==> flow/design.v <==
	module clk_1M(clk0, rst_n, clk_1M, tick);
	input clk0, rst_n;
	output clk_1M;
	output tick;	 
	reg [7:0] cnt;
	reg clk_1M;
	assign tick = (cnt == 8'd19) && !clk_1M;
	always@(posedge clk0 or negedge rst_n)
	begin
		if(!rst_n)	
		begin
			cnt <= 0;
			clk_1M <= 0;
		end
		else
		begin
			if(cnt == 8'd19) 
			begin
				cnt <= 0;
				clk_1M <= ~clk_1M;
			end
			else	cnt <= cnt + 8'h1;
		end
	end
	endmodule
module Encoder(clk, en, clk_rd, chA, chB, rst_n, data);
  input       clk;
  input       en;
  input       rst_n;
  input       chA, chB;
  input       clk_rd;
  output[15:0] data;
  reg[15:0]    data;                                     
  reg[15:0]    databuf;
  reg[1:0]     state;                                     
  reg[1:0]	   state_r1, state_r2;
  wire         outputflag;                                
  reg          clk_rd_r1;
  reg		   	clk_rd_r0;
  wire [1:0]	state_pre, state_last;
  assign outputflag = (clk_rd_r0 & (~clk_rd_r1));
  assign state_pre = state & state_r1;
  assign state_last = state_r1 & state_r2;
  always@(posedge clk or negedge rst_n)
  begin
    if(!rst_n)
    begin
      state <= 0;
      databuf <= 0;
      data <= 0;
      clk_rd_r0 <= 0;
      clk_rd_r1 <= 0;
      state_r1 <= 0;
      state_r2 <= 0;
    end
    else if(en)
      begin
        state[0] <= chA;
        state[1] <= chB;
        clk_rd_r0 <= clk_rd;
        clk_rd_r1 <= clk_rd_r0;
        state_r1 <= state;
        state_r2 <= state_r1;
        if(outputflag)  
        begin
          data <= databuf;
          databuf <= 0;
        end
        else
        begin
			case({state_last, state_pre})
			4'b0010:  databuf <= databuf - 16'd1;
			4'b1011:  databuf <= databuf - 16'd1;
			4'b1101:  databuf <= databuf - 16'd1;
			4'b0100:  databuf <= databuf - 16'd1;
			4'b0001:  databuf <= databuf + 16'd1;
			4'b0111:  databuf <= databuf + 16'd1;
			4'b1110:  databuf <= databuf + 16'd1;
			4'b1000:  databuf <= databuf + 16'd1;
			default:  databuf <= databuf;
			endcase
		end
      end
  end
  endmodule
module IncEncoderGroup(clk_encoder, en, rst_n, RD, chA, chB,
								data_out0, data_out1, data_out2, data_out3, data_out4, data_out5, data_out6);
input clk_encoder, en, rst_n;
input RD;
input [6:0]chA;
input [6:0]chB;
output [15:0]data_out0;
output [15:0]data_out1;
output [15:0]data_out2;
output [15:0]data_out3;
output [15:0]data_out4;
output [15:0]data_out5;
output [15:0]data_out6;
	Encoder	encoder_0(
					.clk(clk_encoder), 
					.en(en), 
					.clk_rd(~RD), 
					.chA(chA[0]), 
					.chB(chB[0]), 
					.rst_n(rst_n), 
					.data(data_out0)
					);
	Encoder	encoder_1(
					.clk(clk_encoder), 
					.en(en), 
					.clk_rd(~RD), 
					.chA(chA[1]), 
					.chB(chB[1]), 
					.rst_n(rst_n), 
					.data(data_out1)
					);
	Encoder	encoder_2(
					.clk(clk_encoder), 
					.en(en), 
					.clk_rd(~RD), 
					.chA(chA[2]), 
					.chB(chB[2]), 
					.rst_n(rst_n), 
					.data(data_out2)
					);
	Encoder	encoder_3(
					.clk(clk_encoder), 
					.en(en), 
					.clk_rd(~RD), 
					.chA(chA[3]), 
					.chB(chB[3]), 
					.rst_n(rst_n), 
					.data(data_out3)
					);
	Encoder	encoder_4(
					.clk(clk_encoder), 
					.en(en), 
					.clk_rd(~RD), 
					.chA(chA[4]), 
					.chB(chB[4]), 
					.rst_n(rst_n), 
					.data(data_out4)
					);
	Encoder	encoder_5(
					.clk(clk_encoder), 
					.en(en), 
					.clk_rd(~RD), 
					.chA(chA[5]), 
					.chB(chB[5]), 
					.rst_n(rst_n), 
					.data(data_out5)
					);
	Encoder	encoder_6(
					.clk(clk_encoder), 
					.en(en), 
					.clk_rd(~RD), 
					.chA(chA[6]), 
					.chB(chB[6]), 
					.rst_n(rst_n), 
					.data(data_out6)
					);
	endmodule
module AbsEncoder(clk, 
						clk_rd, 
						rst_n, data_in, cs0_n, cs1_n, busy0, convst, enc_rst, 
						data_out0, data_out1, data_out2, data_out3, data_out4, data_out5, data_out6, data_out7, 
						data_out8, data_out9, data_outA, data_outB, data_outC, data_outD, data_outE, data_outF 
						);
	input clk, rst_n, busy0;
	input clk_rd;
	input[15:0] 	data_in;
	output 			convst, enc_rst, cs0_n, cs1_n;
	output[15:0]	data_out0;
	output[15:0]	data_out1;
	output[15:0]	data_out2;
	output[15:0]	data_out3;
	output[15:0]	data_out4;
	output[15:0]	data_out5;
	output[15:0]	data_out6;
	output[15:0]	data_out7;
	output[15:0]	data_out8;
	output[15:0]	data_out9;
	output[15:0]	data_outA;
	output[15:0]	data_outB;
	output[15:0]	data_outC;
	output[15:0]	data_outD;
	output[15:0]	data_outE;
	output[15:0]	data_outF;
	reg[15:0]		data_out0;	
	reg[15:0]		data_out1;
	reg[15:0]		data_out2;
	reg[15:0]		data_out3;
	reg[15:0]		data_out4;
	reg[15:0]		data_out5;
	reg[15:0]		data_out6;
	reg[15:0]		data_out7;
	reg[15:0]		data_out8;
	reg[15:0]		data_out9;
	reg[15:0]		data_outA;
	reg[15:0]		data_outB;
	reg[15:0]		data_outC;
	reg[15:0]		data_outD;
	reg[15:0]		data_outE;
	reg[15:0]		data_outF;
	reg				convst, enc_rst, cs0_n, cs1_n;
	reg[2:0]		enc_rst_cnt;
	reg[7:0]		data_cnt;
	reg[3:0]		convst_cnt;
	wire        outputflag;                                
	reg         clk_rd_r1;
	reg		   clk_rd_r0;
	assign outputflag = (clk_rd_r0 & (~clk_rd_r1));
	always@ (posedge clk or negedge rst_n)
	begin
		if(!rst_n)
		begin
			enc_rst <= 1'b1;
			enc_rst_cnt <= 0;
		end
		else
		begin
			if(enc_rst_cnt == 3'b111)
				enc_rst <= 0;
			else
				enc_rst_cnt <= enc_rst_cnt + 3'b001;
		end
	end
	reg busy0_r;
	reg rd_start;
	wire busy0_neg;
	assign busy0_neg = (busy0_r & (~busy0));	 
	always@ (posedge clk or negedge rst_n)
	begin
		if(!rst_n)
		begin
			busy0_r <= 1'b0;
			clk_rd_r0 <= 1'b0;
			clk_rd_r1 <= 1'b0;
		end
		else
		begin
			busy0_r <= busy0;
         clk_rd_r0 <= clk_rd;
         clk_rd_r1 <= clk_rd_r0;
		end
	end
	always@ (posedge clk or negedge rst_n)
	begin
		if(!rst_n)
		begin
			data_cnt <= 0;
		end
		else
		begin
			if(rd_start)
				data_cnt <= data_cnt + 8'h1;
			else
				data_cnt <= 8'd0;
		end
	end
	always@ (posedge clk or negedge rst_n)
	begin
		if(!rst_n)
		begin
			convst_cnt <= 0;
		end
		else
		begin
			if(!convst)
				convst_cnt <= convst_cnt + 4'h1;
			else
				convst_cnt <= 4'd0;
		end
	end	
	always@ (posedge clk or negedge rst_n)
	begin
		if(!rst_n)
		begin
			data_out0 <= 0;
			data_out1 <= 0;
			data_out2 <= 0;
			data_out3 <= 0;
			data_out4 <= 0;
			data_out5 <= 0;
			data_out6 <= 0;
			data_out7 <= 0;
			data_out8 <= 0;
			data_out9 <= 0;
			data_outA <= 0;
			data_outB <= 0;
			data_outC <= 0;
			data_outD <= 0;
			data_outE <= 0;
			data_outF <= 0;
			convst <= 1'b1;			
			cs0_n <= 1'b1;
			cs1_n <= 1'b1;
			rd_start <= 1'b0;
		end
		else
		begin
			if(outputflag && (!enc_rst))
			begin
				convst <= 1'b0;		 
			end
			if(convst_cnt == 4'd4)
				convst <= 1'b1;		 
			if(busy0_neg)				 
			begin
				rd_start <= 1'b1;
			end
			if(rd_start)
			begin
				case(data_cnt)
					8'd0:	
					begin
						cs0_n <= 0;
						cs1_n <= 1;
					end
					8'd1:
					begin
						cs0_n <= 1;
						cs1_n <= 1;
						data_out0 <= data_in;
					end
					8'd2:	
					begin
						cs0_n <= 0;
						cs1_n <= 1;
					end
					8'd3:
					begin
						cs0_n <= 1;
						cs1_n <= 1;
						data_out1 <= data_in;
					end
					8'd4:	
					begin
						cs0_n <= 0;
						cs1_n <= 1;
					end
					8'd5:
					begin
						cs0_n <= 1;
						cs1_n <= 1;
						data_out2 <= data_in;
					end
					8'd6:	
					begin
						cs0_n <= 0;
						cs1_n <= 1;
					end
					8'd7:
					begin
						cs0_n <= 1;
						cs1_n <= 1;
						data_out3 <= data_in;
					end
					8'd8:	
					begin
						cs0_n <= 0;
						cs1_n <= 1;
					end
					8'd9:
					begin
						cs0_n <= 1;
						cs1_n <= 1;
						data_out4 <= data_in;
					end
					8'd10:	
					begin
						cs0_n <= 0;
						cs1_n <= 1;
					end
					8'd11:
					begin
						cs0_n <= 1;
						cs1_n <= 1;
						data_out5 <= data_in;
					end
					8'd12:
					begin
						cs0_n <= 0;
						cs1_n <= 1;
					end
					8'd13:
					begin
						cs0_n <= 1;
						cs1_n <= 1;
						data_out6 <= data_in;
					end
					8'd14:	
					begin
						cs0_n <= 0;
						cs1_n <= 1;
					end
					8'd15:
					begin
						cs0_n <= 1;
						cs1_n <= 1;
						data_out7 <= data_in;
					end
					8'd16:
					begin
						cs0_n <= 1;
						cs1_n <= 0;				
					end
					8'd17:
					begin
						cs0_n <= 1;
						cs1_n <= 1;
						data_out8 <= data_in;
					end
					8'd18:
					begin
						cs0_n <= 1;
						cs1_n <= 0;
					end
					8'd19:
					begin
						cs0_n <= 1;
						cs1_n <= 1;
						data_out9 <= data_in;
					end
					8'd20:	
					begin
						cs0_n <= 1;
						cs1_n <= 0;
					end
					8'd21:
					begin
						cs0_n <= 1;
						cs1_n <= 1;
						data_outA <= data_in;
					end
					8'd22:
					begin
						cs0_n <= 1;
						cs1_n <= 0;
					end
					8'd23:
					begin
						cs0_n <= 1;
						cs1_n <= 1;
						data_outB <= data_in;
					end
					8'd24:
					begin
						cs0_n <= 1;
						cs1_n <= 0;
					end
					8'd25:
					begin
						cs0_n <= 1;
						cs1_n <= 1;
						data_outC <= data_in;
					end
					8'd26:
					begin
						cs0_n <= 1;
						cs1_n <= 0;					
					end
					8'd27:
					begin
						cs0_n <= 1;
						cs1_n <= 1;
						data_outD <= data_in;
					end
					8'd28:
					begin
						cs0_n <= 1;
						cs1_n <= 0;	
					end
					8'd29:
					begin
						cs0_n <= 1;
						cs1_n <= 1;	
						data_outE <= data_in;
					end
					8'd30:
					begin
						cs0_n <= 1;
						cs1_n <= 0;
					end
					8'd31:
					begin
						cs0_n <= 1;
						cs1_n <= 1;	
						data_outF <= data_in;
						rd_start <= 0;
					end
					default:
					begin
						cs0_n <= 1;
						cs1_n <= 1;
					end
				endcase
			end
		end
	end
endmodule
module ParaBus(clk, rst_n, DSP_Add, DSP_Data_in, DSP_Data_out, DSP_Data_oe, WR, RD, CS0, LED,
					IncEncoder1, IncEncoder2, IncEncoder3, IncEncoder4,
					IncEncoder5, IncEncoder6, IncEncoder7, IncEncoderRd,
					AbsEncoder0, AbsEncoder1, AbsEncoder2, AbsEncoder3,
					AbsEncoder4, AbsEncoder5, AbsEncoder6, AbsEncoder7,
					AbsEncoder8, AbsEncoder9, AbsEncoderA, AbsEncoderB,
					AbsEncoderC, AbsEncoderD, AbsEncoderE, AbsEncoderF); 
input clk, rst_n;
input [7:0] DSP_Add;			 
input WR,RD,CS0;				 
input [15:0] IncEncoder1;
input [15:0] IncEncoder2;
input [15:0] IncEncoder3;
input [15:0] IncEncoder4;
input [15:0] IncEncoder5;
input [15:0] IncEncoder6;
input [15:0] IncEncoder7;
input [15:0] AbsEncoder0;
input [15:0] AbsEncoder1;
input [15:0] AbsEncoder2;
input [15:0] AbsEncoder3;
input [15:0] AbsEncoder4;
input [15:0] AbsEncoder5;
input [15:0] AbsEncoder6;
input [15:0] AbsEncoder7;
input [15:0] AbsEncoder8;
input [15:0] AbsEncoder9;
input [15:0] AbsEncoderA;
input [15:0] AbsEncoderB;
input [15:0] AbsEncoderC;
input [15:0] AbsEncoderD;
input [15:0] AbsEncoderE;
input [15:0] AbsEncoderF;
output [3:0] LED;				 
output IncEncoderRd;
input [15:0] DSP_Data_in;
output [15:0] DSP_Data_out;
output DSP_Data_oe;		 
reg [15:0] DSP_Data_reg;
reg [15:0] Control_reg;
reg [3:0] LED_reg; 
reg WR_r, RD_r, oe_reg;
wire wr_rise = WR & ~WR_r;
wire rd_fall = ~RD & RD_r;
always @ (posedge clk or negedge rst_n) 
begin 
	if(!rst_n)
	begin
		Control_reg <= 16'h0000;
		LED_reg <= 4'h0;
	end
	else if(wr_rise && CS0==1'b0)	 
	begin 
		case(DSP_Add)
			6'h00:	
			begin
				Control_reg <= DSP_Data_in;
			end
			6'h01: 		 
			begin 
				LED_reg <= DSP_Data_in[3:0]; 
			end
		endcase 
	end 
end 
always @ (posedge clk or negedge rst_n)
begin 
if(!rst_n)
    DSP_Data_reg <= 16'h0000;
else if(rd_fall && CS0 == 1'b0)	 
    begin
		case(DSP_Add)
			6'h00:
			begin
				DSP_Data_reg <= Control_reg;
			end
        	6'h10:	
			begin 
				DSP_Data_reg <= IncEncoder1;	
			end
        	6'h11:	
			begin 
				DSP_Data_reg <= IncEncoder2;	
			end
        	6'h12:	
			begin 
				DSP_Data_reg <= IncEncoder3;	
			end
        	6'h13:	
			begin 
				DSP_Data_reg <= IncEncoder4;	
			end
        	6'h14:	
			begin 
				DSP_Data_reg <= IncEncoder5;	
			end
        	6'h15:	
			begin 
				DSP_Data_reg <= IncEncoder6;	
			end
        	6'h16:	
			begin 
				DSP_Data_reg <= IncEncoder7;	
			end
        	6'h20:	
			begin 
				DSP_Data_reg <= AbsEncoder0;	
			end
        	6'h21:	
			begin 
				DSP_Data_reg <= AbsEncoder1;	
			end
        	6'h22:	
			begin 
				DSP_Data_reg <= AbsEncoder2;	
			end
        	6'h23:	
			begin 
				DSP_Data_reg <= AbsEncoder3;	
			end
        	6'h24:	
			begin 
				DSP_Data_reg <= AbsEncoder4;	
			end
        	6'h25:	
			begin 
				DSP_Data_reg <= AbsEncoder5;	
			end
        	6'h26:	
			begin 
				DSP_Data_reg <= AbsEncoder6;	
			end			
       	6'h27:	
			begin 
				DSP_Data_reg <= AbsEncoder7;	
			end
        	6'h28:	
			begin 
				DSP_Data_reg <= AbsEncoder8;	
			end
        	6'h29:	
			begin 
				DSP_Data_reg <= AbsEncoder9;	
			end
        	6'h2A:	
			begin 
				DSP_Data_reg <= AbsEncoderA;	
			end
        	6'h2B:	
			begin 
				DSP_Data_reg <= AbsEncoderB;	
			end
        	6'h2C:	
			begin 
				DSP_Data_reg <= AbsEncoderC;	
			end
        	6'h2D:	
			begin 
				DSP_Data_reg <= AbsEncoderD;	
			end
        	6'h2E:	
			begin 
				DSP_Data_reg <= AbsEncoderE;	
			end			
       	6'h2F:	
			begin 
				DSP_Data_reg <= AbsEncoderF;	
			end	
			endcase 
	end 
end
assign IncEncoderRd = Control_reg[0];
assign LED = LED_reg;
always @ (posedge clk or negedge rst_n)
begin
	if(!rst_n)
	begin
		WR_r <= 1'b1;
		RD_r <= 1'b1;
		oe_reg <= 1'b0;
	end
	else
	begin
		WR_r <= WR;
		RD_r <= RD;
		oe_reg <= (CS0 == 1'b0 && RD == 1'b0);
	end
end
assign DSP_Data_out = DSP_Data_reg;
assign DSP_Data_oe = oe_reg;
endmodule 
module sample_dsp(
	input         clk_20M,
	input         rst_n,
	input         WR,
	input         RD,
	input         CS0,
	input  [7:0]  DSP_Add,
	input  [15:0] DSP_Data_in,
	output [15:0] DSP_Data_out,
	output        DSP_Data_oe,
	input  [6:0]  chAn,
	input  [6:0]  chBn,
	input  [15:0] data_in,
	input         busy0,
	output [3:0]  LED,
	output        cs0_n,
	output        cs1_n,
	output        convst,
	output        enc_rst
);
	wire        clk_1M, tick_1M;
	wire        IncEncoderRd;
	wire [15:0] inc0, inc1, inc2, inc3, inc4, inc5, inc6;
	wire [15:0] abs0, abs1, abs2, abs3, abs4, abs5, abs6, abs7;
	wire [15:0] abs8, abs9, absA, absB, absC, absD, absE, absF;
	clk_1M inst45(.clk0(clk_20M), .rst_n(rst_n), .clk_1M(clk_1M), .tick(tick_1M));
	IncEncoderGroup inst(
		.clk_encoder(clk_20M), .en(tick_1M), .rst_n(rst_n), .RD(IncEncoderRd),
		.chA(~chAn), .chB(~chBn),
		.data_out0(inc0), .data_out1(inc1), .data_out2(inc2), .data_out3(inc3),
		.data_out4(inc4), .data_out5(inc5), .data_out6(inc6));
	AbsEncoder inst1(
		.clk(clk_20M), .clk_rd(IncEncoderRd), .rst_n(rst_n),
		.data_in(data_in), .cs0_n(cs0_n), .cs1_n(cs1_n), .busy0(busy0),
		.convst(convst), .enc_rst(enc_rst),
		.data_out0(abs0), .data_out1(abs1), .data_out2(abs2), .data_out3(abs3),
		.data_out4(abs4), .data_out5(abs5), .data_out6(abs6), .data_out7(abs7),
		.data_out8(abs8), .data_out9(abs9), .data_outA(absA), .data_outB(absB),
		.data_outC(absC), .data_outD(absD), .data_outE(absE), .data_outF(absF));
	ParaBus ParaBusInst(
		.clk(clk_20M), .rst_n(rst_n),
		.DSP_Add(DSP_Add), .DSP_Data_in(DSP_Data_in), .DSP_Data_out(DSP_Data_out),
		.DSP_Data_oe(DSP_Data_oe), .WR(WR), .RD(RD), .CS0(CS0), .LED(LED),
		.IncEncoder1(inc0), .IncEncoder2(inc1), .IncEncoder3(inc2), .IncEncoder4(inc3),
		.IncEncoder5(inc4), .IncEncoder6(inc5), .IncEncoder7(inc6), .IncEncoderRd(IncEncoderRd),
		.AbsEncoder0(abs0), .AbsEncoder1(abs1), .AbsEncoder2(abs2), .AbsEncoder3(abs3),
		.AbsEncoder4(abs4), .AbsEncoder5(abs5), .AbsEncoder6(abs6), .AbsEncoder7(abs7),
		.AbsEncoder8(abs8), .AbsEncoder9(abs9), .AbsEncoderA(absA), .AbsEncoderB(absB),
		.AbsEncoderC(absC), .AbsEncoderD(absD), .AbsEncoderE(absE), .AbsEncoderF(absF));
endmodule
Tool chain data of sample_dsp
Each step is given for the RTL above and for the edited RTL. Lines under "original" count in the file above, lines under "edited" in the edited file. "change": "edited" minus "original" as printed here. Operators carry their Yosys type and port widths (W data, S select, Z words). Not given: n/a

Top: sample_dsp. Clock port: clk_20M. Standard-cell library: sky130hd. Corner: tt_025C_1v80.

The edit
Unified diff, file above to edited file. This change comes from a script, not from a designer. The edited design behaves differently; no optimisation was intended.

```diff
@@ -520,5 +520,5 @@
 input [15:0] AbsEncoder1;
 input [15:0] AbsEncoder2;
-input [15:0] AbsEncoder3;
+input [14:0] AbsEncoder3;
 input [15:0] AbsEncoder4;
 input [15:0] AbsEncoder5;
```

After elaboration
Source: Yosys, flattened and elaborated, memories not mapped. Widths are those after wreduce. Registers that Yosys merges into a memory's read port (data or address) are not register bits. Print and check cells do not count. Equal cells are merged and count once.

Operators by class: $add $sub $neg (original 18, edited 18, change 0); $mul (original 0, edited 0, change 0); divide/modulo/power cells (original 0, edited 0, change 0); magnitude comparators (original 0, edited 0, change 0); equal/unequal tests (original 114, edited 114, change 0); shifts and indexed selects (original 0, edited 0, change 0); mux-type cells (original 25, edited 25, change 0); bitwise operators (original 29, edited 29, change 0); reductions and logical operators (original 61, edited 61, change 0).

Operator kinds equal on both sides are left out: 35.

Word-level totals: register bits after elaboration (original 595, edited 594, change -1); bits in latches (original 0, edited 0, change 0); RAM bits (original 0, edited 0, change 0); memory bits (read-only) (original 0, edited 0, change 0); word width x clocked read ports (original 0, edited 0, change 0); memories (original 0, edited 0, change 0); bits of input ports (original 60, edited 60, change 0); output and inout bits (original 25, edited 25, change 0); elaborated cells (original 326, edited 326, change 0).

Depth
Yosys ltp: most cells in a row. Word level: on the elaborated netlist, between registers, memories and ports. Mapped: between sequential cells and ports; inverters and the memories' decode and read muxes count.

Depth: word-level depth (original 5, edited 5, change 0); ABC_AREA (original 0, edited 0); depth in mapped cells (original 18, edited 16, change -2); mapped depth without buffers (original 17, edited 15, change -2).

Mapped cells and area
The flow's flattened synthesis, as Yosys stat reports it; memories are mapped. The netlist is that of the ABC_AREA named above (0 if unset); the other value can give another one.

Cell types: sky130_fd_sc_hd__nor2_1 (original 98, edited 121, change +23); sky130_fd_sc_hd__nand3_1 (original 55, edited 75, change +20); sky130_fd_sc_hd__o21ai_0 (original 139, edited 120, change -19); sky130_fd_sc_hd__clkbuf_1 (original 108, edited 89, change -19); sky130_fd_sc_hd__a21o_1 (original 41, edited 24, change -17); sky130_fd_sc_hd__nand2_1 (original 298, edited 314, change +16); sky130_fd_sc_hd__mux4_2 (original 3, edited 19, change +16); sky130_fd_sc_hd__o21ai_1 (original 7, edited 21, change +14); sky130_fd_sc_hd__a21oi_1 (original 95, edited 83, change -12); sky130_fd_sc_hd__buf_2 (original 35, edited 47, change +12); sky130_fd_sc_hd__nor3_1 (original 32, edited 44, change +12); sky130_fd_sc_hd__a221oi_1 (original 23, edited 11, change -12); sky130_fd_sc_hd__xnor2_1 (original 64, edited 53, change -11); sky130_fd_sc_hd__a22oi_1 (original 53, edited 43, change -10); sky130_fd_sc_hd__o22ai_1 (original 22, edited 12, change -10); sky130_fd_sc_hd__a211oi_1 (original 15, edited 25, change +10); sky130_fd_sc_hd__nand4_1 (original 15, edited 5, change -10); sky130_fd_sc_hd__o211ai_1 (original 7, edited 17, change +10).

Cell types equal on both sides are left out: 9. The list need not be complete.

Mapped netlist: mapped cells (original 2726, edited 2778, change +52); synthesis area (mm^2) (original 0.030453, edited 0.0308946, change +0.0004416); area of sequential cells (mm^2) (original 0.0148968, edited 0.0148718, change -0.0000250); flip-flop cells (original 595, edited 594, change -1); buffers (original 158, edited 157, change -1).

The figures by module come from a second, unflattened synthesis with its own total; it is not the netlist above.

Unflattened totals: cells (unflattened synthesis) (original 2890, edited 2896, change +6); area (unflattened synthesis) (mm^2) (original 0.0330967, edited 0.0329554, change -0.0001413).

Rows give one instance, submodules left out.

Modules, original: Encoder (times used 7, cells 223, area 0.002341 mm^2, seq. area 0.001001 mm^2); AbsEncoder (times used 1, cells 661, area 0.0110081 mm^2, seq. area 0.0069867 mm^2); ParaBus (times used 1, cells 619, area 0.0052425 mm^2, seq. area 0.0009784 mm^2); clk_1M (times used 1, cells 34, area 0.0004029 mm^2, seq. area 0.0002252 mm^2); sample_dsp (times used 1, cells 14, area 0.0000526 mm^2, seq. area 0 mm^2); IncEncoderGroup (times used 1, cells 1, area 0.0000038 mm^2, seq. area 0 mm^2).

Modules, edited: Encoder (times used 7, cells 223, area 0.002341 mm^2, seq. area 0.001001 mm^2); AbsEncoder (times used 1, cells 661, area 0.0110081 mm^2, seq. area 0.0069867 mm^2); ParaBus (times used 1, cells 625, area 0.0051011 mm^2, seq. area 0.0009784 mm^2); clk_1M (times used 1, cells 34, area 0.0004029 mm^2, seq. area 0.0002252 mm^2); sample_dsp (times used 1, cells 14, area 0.0000526 mm^2, seq. area 0 mm^2); IncEncoderGroup (times used 1, cells 1, area 0.0000038 mm^2, seq. area 0 mm^2).

Worst setup path after synthesis
OpenSTA on the mapped netlist: ideal clock, no wires. The path of least setup slack (recovery checks aside). Input and output delay are each 20% of the period. Register names are those of the netlist, which keeps one name where synthesis merged equal registers.

Path post-synthesis: kind (original register to register, edited register to register); from (original register inst.encoder_1.state[1], edited register inst.encoder_0.state[1]); to (original register inst.encoder_1.databuf[15], edited register inst.encoder_0.databuf[15]); period (ns) (original 5.0, edited 5.0, change 0.0); library setup time (ns) (original 0.118, edited 0.124, change +0.006); launch time at the first pin (ns) (original 0.000, edited 0.000, change 0.000); arrival (ns) (original 3.693, edited 3.685, change -0.008); path slack (ns) (original 1.189, edited 1.191, change +0.002); path delay (ns) (original 3.811, edited 3.809, change -0.002); driving pins on the path (original 18, edited 16, change -2); path buffers (original 1, edited 1, change 0); synthesis period reached (ns) (original 3.811, edited 3.809, change -0.002).

"path delay" is the arrival time less input delay plus setup time. "driving pins on the path" counts driving pins, that of a launching flip-flop among them; a cell with two outputs on the path counts twice. "synthesis period reached" = period - worst setup slack (recovery checks aside). The figure is calculated, with input and output delays left at 20% of the set period. Between the ends stands the longest chain of elaborated cells between them, by number of cells; it is not shown to be the way that was timed. Of several equally long chains one is given. Each line given opens the expression or statement behind the cell; cells for indexed reads and writes are added by Yosys, which also makes memories of some case tables. At most two assigning lines are given for a register; there are more.

On the way, post-synthesis, original:
Cell sequence: sky130_fd_sc_hd__dfrtp_1 -> sky130_fd_sc_hd__clkbuf_1 -> sky130_fd_sc_hd__nand3_1 -> sky130_fd_sc_hd__o21a_1 -> sky130_fd_sc_hd__o22ai_1 -> sky130_fd_sc_hd__nand2_1 -> sky130_fd_sc_hd__o21ai_0 -> sky130_fd_sc_hd__a21oi_1 -> sky130_fd_sc_hd__ha_1 -> sky130_fd_sc_hd__a21oi_1 -> sky130_fd_sc_hd__o211ai_1 -> sky130_fd_sc_hd__a2111oi_0 -> sky130_fd_sc_hd__o31ai_1 -> sky130_fd_sc_hd__a21o_1 -> sky130_fd_sc_hd__a21boi_1 -> sky130_fd_sc_hd__nand4b_1 -> sky130_fd_sc_hd__a41o_1 -> sky130_fd_sc_hd__a21o_1. Under length of the longest elaborated chain stands 5. The figure for elaborated cells between the ends (all ways) is 15. The figure for RTL lines with such cells is 3.

Ends and longest elaborated chain, post-synthesis, original: start, declared (RTL line 35) `reg[1:0]     state;`; start, assigned (RTL line 48) `state <= 0;`; start, assigned (RTL line 59) `state[1] <= chB;`; $and A2 B2 Y2 (RTL line 42) `assign state_pre = state & state_r1;`; $eq A4 B4 Y1 (RTL line 71) `case({state_last, state_pre})`; $reduce_or A4 Y1; $pmux W16 S2 (RTL line 71); $mux W16 (RTL line 64) `if(outputflag)`; end, assigned (RTL line 72) `4'b0010: databuf <= databuf - 16'd1;`; end, assigned (RTL line 73) `4'b1011: databuf <= databuf - 16'd1;`; end, declared (RTL line 34) `reg[15:0]    databuf;`.

On the way, post-synthesis, edited:
Cell sequence: sky130_fd_sc_hd__dfrtp_1 -> sky130_fd_sc_hd__clkbuf_1 -> sky130_fd_sc_hd__or2_2 -> sky130_fd_sc_hd__a21oi_1 -> sky130_fd_sc_hd__o21ai_1 -> sky130_fd_sc_hd__o21ai_0 -> sky130_fd_sc_hd__a21oi_1 -> sky130_fd_sc_hd__ha_1 -> sky130_fd_sc_hd__a211oi_1 -> sky130_fd_sc_hd__o21ai_1 -> sky130_fd_sc_hd__o311ai_1 -> sky130_fd_sc_hd__a31oi_1 -> sky130_fd_sc_hd__o21a_1 -> sky130_fd_sc_hd__o21a_1 -> sky130_fd_sc_hd__o311a_1 -> sky130_fd_sc_hd__a211o_1. Under length of the longest elaborated chain stands 5. The figure for elaborated cells between the ends (all ways) is 15. The figure for RTL lines with such cells is 3.

Ends and longest elaborated chain, post-synthesis, edited: start, declared (RTL line 35) `reg[1:0]     state;`; start, assigned (RTL line 48) `state <= 0;`; start, assigned (RTL line 59) `state[1] <= chB;`; $and A2 B2 Y2 (RTL line 42) `assign state_pre = state & state_r1;`; $eq A4 B4 Y1 (RTL line 71) `case({state_last, state_pre})`; $reduce_or A4 Y1; $pmux W16 S2 (RTL line 71); $mux W16 (RTL line 64) `if(outputflag)`; end, assigned (RTL line 72) `4'b0010: databuf <= databuf - 16'd1;`; end, assigned (RTL line 73) `4'b1011: databuf <= databuf - 16'd1;`; end, declared (RTL line 34) `reg[15:0]    databuf;`.

Worst path after layout
Path of least setup slack in the final report of each run of pair 1 (OpenROAD, finished layout, wires in). Where an end is a register, its clock arrival counts in the times.

Path after layout: kind (original register to register, edited register to register); from (original register inst.encoder_3.state[1], edited register inst.encoder_1.state[1]); to (original register inst.encoder_3.databuf[15], edited register inst.encoder_1.databuf[15]); period (ns) (original 4.43, edited 4.43, change 0.00); library setup time (ns) (original 0.13, edited 0.06, change -0.07); launch time at the first pin (ns) (original 0.61, edited 0.61, change 0.00); arrival (ns) (original 4.44, edited 4.48, change +0.04); path slack (ns) (original 0.45, edited 0.50, change +0.05); driving pins on the path (original 18, edited 16, change -2); path buffers (original 1, edited 0, change -1).

Between the ends stands the longest chain of elaborated cells between them, by number of cells; it is not shown to be the way that was timed. Of several equally long chains one is given. At most two assigning lines are given for a register; there are more.

On the way, after layout, original:
Cell sequence: sky130_fd_sc_hd__dfrtp_1 -> sky130_fd_sc_hd__nand3_1 -> sky130_fd_sc_hd__o21a_1 -> sky130_fd_sc_hd__o22ai_1 -> sky130_fd_sc_hd__a21oi_1 -> sky130_fd_sc_hd__o21ai_0 -> sky130_fd_sc_hd__buf_4 -> sky130_fd_sc_hd__inv_1 -> sky130_fd_sc_hd__ha_1 -> sky130_fd_sc_hd__a211oi_1 -> sky130_fd_sc_hd__o21ai_0 -> sky130_fd_sc_hd__a31oi_1 -> sky130_fd_sc_hd__o2111ai_1 -> sky130_fd_sc_hd__a311oi_2 -> sky130_fd_sc_hd__xor2_1 -> sky130_fd_sc_hd__a21oi_1 -> sky130_fd_sc_hd__o21ai_0 -> sky130_fd_sc_hd__o31ai_1. Under length of the longest elaborated chain stands 5. The figure for elaborated cells between the ends (all ways) is 15. The figure for RTL lines with such cells is 3.

Ends and longest elaborated chain, after layout, original: start, declared (RTL line 35) `reg[1:0]     state;`; start, assigned (RTL line 48) `state <= 0;`; start, assigned (RTL line 59) `state[1] <= chB;`; $and A2 B2 Y2 (RTL line 42) `assign state_pre = state & state_r1;`; $eq A4 B4 Y1 (RTL line 71) `case({state_last, state_pre})`; $reduce_or A4 Y1; $pmux W16 S2 (RTL line 71); $mux W16 (RTL line 64) `if(outputflag)`; end, assigned (RTL line 72) `4'b0010: databuf <= databuf - 16'd1;`; end, assigned (RTL line 73) `4'b1011: databuf <= databuf - 16'd1;`; end, declared (RTL line 34) `reg[15:0]    databuf;`.

On the way, after layout, edited:
Cell sequence: sky130_fd_sc_hd__dfrtp_1 -> sky130_fd_sc_hd__nand3_1 -> sky130_fd_sc_hd__o21a_1 -> sky130_fd_sc_hd__o22ai_1 -> sky130_fd_sc_hd__o2bb2ai_1 -> sky130_fd_sc_hd__a22o_1 -> sky130_fd_sc_hd__inv_1 -> sky130_fd_sc_hd__ha_1 -> sky130_fd_sc_hd__a211oi_1 -> sky130_fd_sc_hd__o21ai_1 -> sky130_fd_sc_hd__a41oi_1 -> sky130_fd_sc_hd__a21oi_1 -> sky130_fd_sc_hd__a211oi_1 -> sky130_fd_sc_hd__xnor2_1 -> sky130_fd_sc_hd__or4_1 -> sky130_fd_sc_hd__nand3_1. Under length of the longest elaborated chain stands 5. The figure for elaborated cells between the ends (all ways) is 15. The figure for RTL lines with such cells is 3.

Ends and longest elaborated chain, after layout, edited: start, declared (RTL line 35) `reg[1:0]     state;`; start, assigned (RTL line 48) `state <= 0;`; start, assigned (RTL line 59) `state[1] <= chB;`; $and A2 B2 Y2 (RTL line 42) `assign state_pre = state & state_r1;`; $eq A4 B4 Y1 (RTL line 71) `case({state_last, state_pre})`; $reduce_or A4 Y1; $pmux W16 S2 (RTL line 71); $mux W16 (RTL line 64) `if(outputflag)`; end, assigned (RTL line 72) `4'b0010: databuf <= databuf - 16'd1;`; end, assigned (RTL line 73) `4'b1011: databuf <= databuf - 16'd1;`; end, declared (RTL line 34) `reg[15:0]    databuf;`.

Flow runs
Both versions went through the flow (Yosys, OpenROAD) with the same settings in each pair. Constraints: input delay and output delay 20% of the set period each, output load 0.01 pF.

Flow settings, pair 1:
Under CORE_UTILIZATION stands 40. period_ns: 4.43. Under CAP_MARGIN stands 20. Under CORE_MARGIN stands 2. Under SLEW_MARGIN stands 20.

Final reports, pair 1: chip area in the Yosys report (mm^2) (original 0.030453, edited 0.0308946, change +0.0004416); die area (mm^2) (original 0.0783552, edited 0.0794761, change +0.0011209); standard-cell area of the final layout (mm^2) (original 0.0346495, edited 0.0353276, change +0.0006781); utilization after layout (%) (original 45.8, edited 46.4, change +0.6); worst setup slack after layout (ns) (original 0.454, edited 0.502, change +0.048); summed negative setup slack (ns) (original 0.000, edited 0.000, change 0.000); total power of the final layout (mW) (original 15.591, edited 15.866, change +0.275); clock period reached (ns) (original 3.976, edited 3.928, change -0.048).

Flow settings, pair 2:
The figure for ABC_AREA is 0. The figure for CELL_PAD_IN_SITES_GLOBAL_PLACEMENT is 0. Under CORE_UTILIZATION stands 71. The entry for GPL_ROUTABILITY_DRIVEN reads 0. The figure for GPL_TIMING_DRIVEN is 1. MIN_ROUTING_LAYER: met1. The entry for PLACE_DENSITY_LB_ADDON reads 0.1. The figure for SETUP_SLACK_MARGIN is -0.09. Under SLEW_MARGIN stands 20. period_ns: 2.9. Under CAP_MARGIN stands 20. Under CORE_MARGIN stands 2.

Final reports, pair 2: chip area in the Yosys report (mm^2) (original 0.030453); die area (mm^2) (original 0.0445632); standard-cell area of the final layout (mm^2) (original 0.0390237); utilization after layout (%) (original 92.6); worst setup slack after layout (ns) (original -1.096); summed negative setup slack (ns) (original -31.620); lowest hold slack (ns) (original 0.380); total power of the final layout (mW) (original 24.686); clock period reached (ns) (original 3.996).

pair 2, edited: no final report: routing broke off with ODB-0269. "clock period reached" means the clock period less the worst setup slack. The figure is calculated, with input and output delays left at 20% of the set period. By "total power of the final layout" is meant OpenSTA's value without simulated activity: inputs other than the clock are taken to toggle once in ten clock periods, and the tool carries that through the logic.
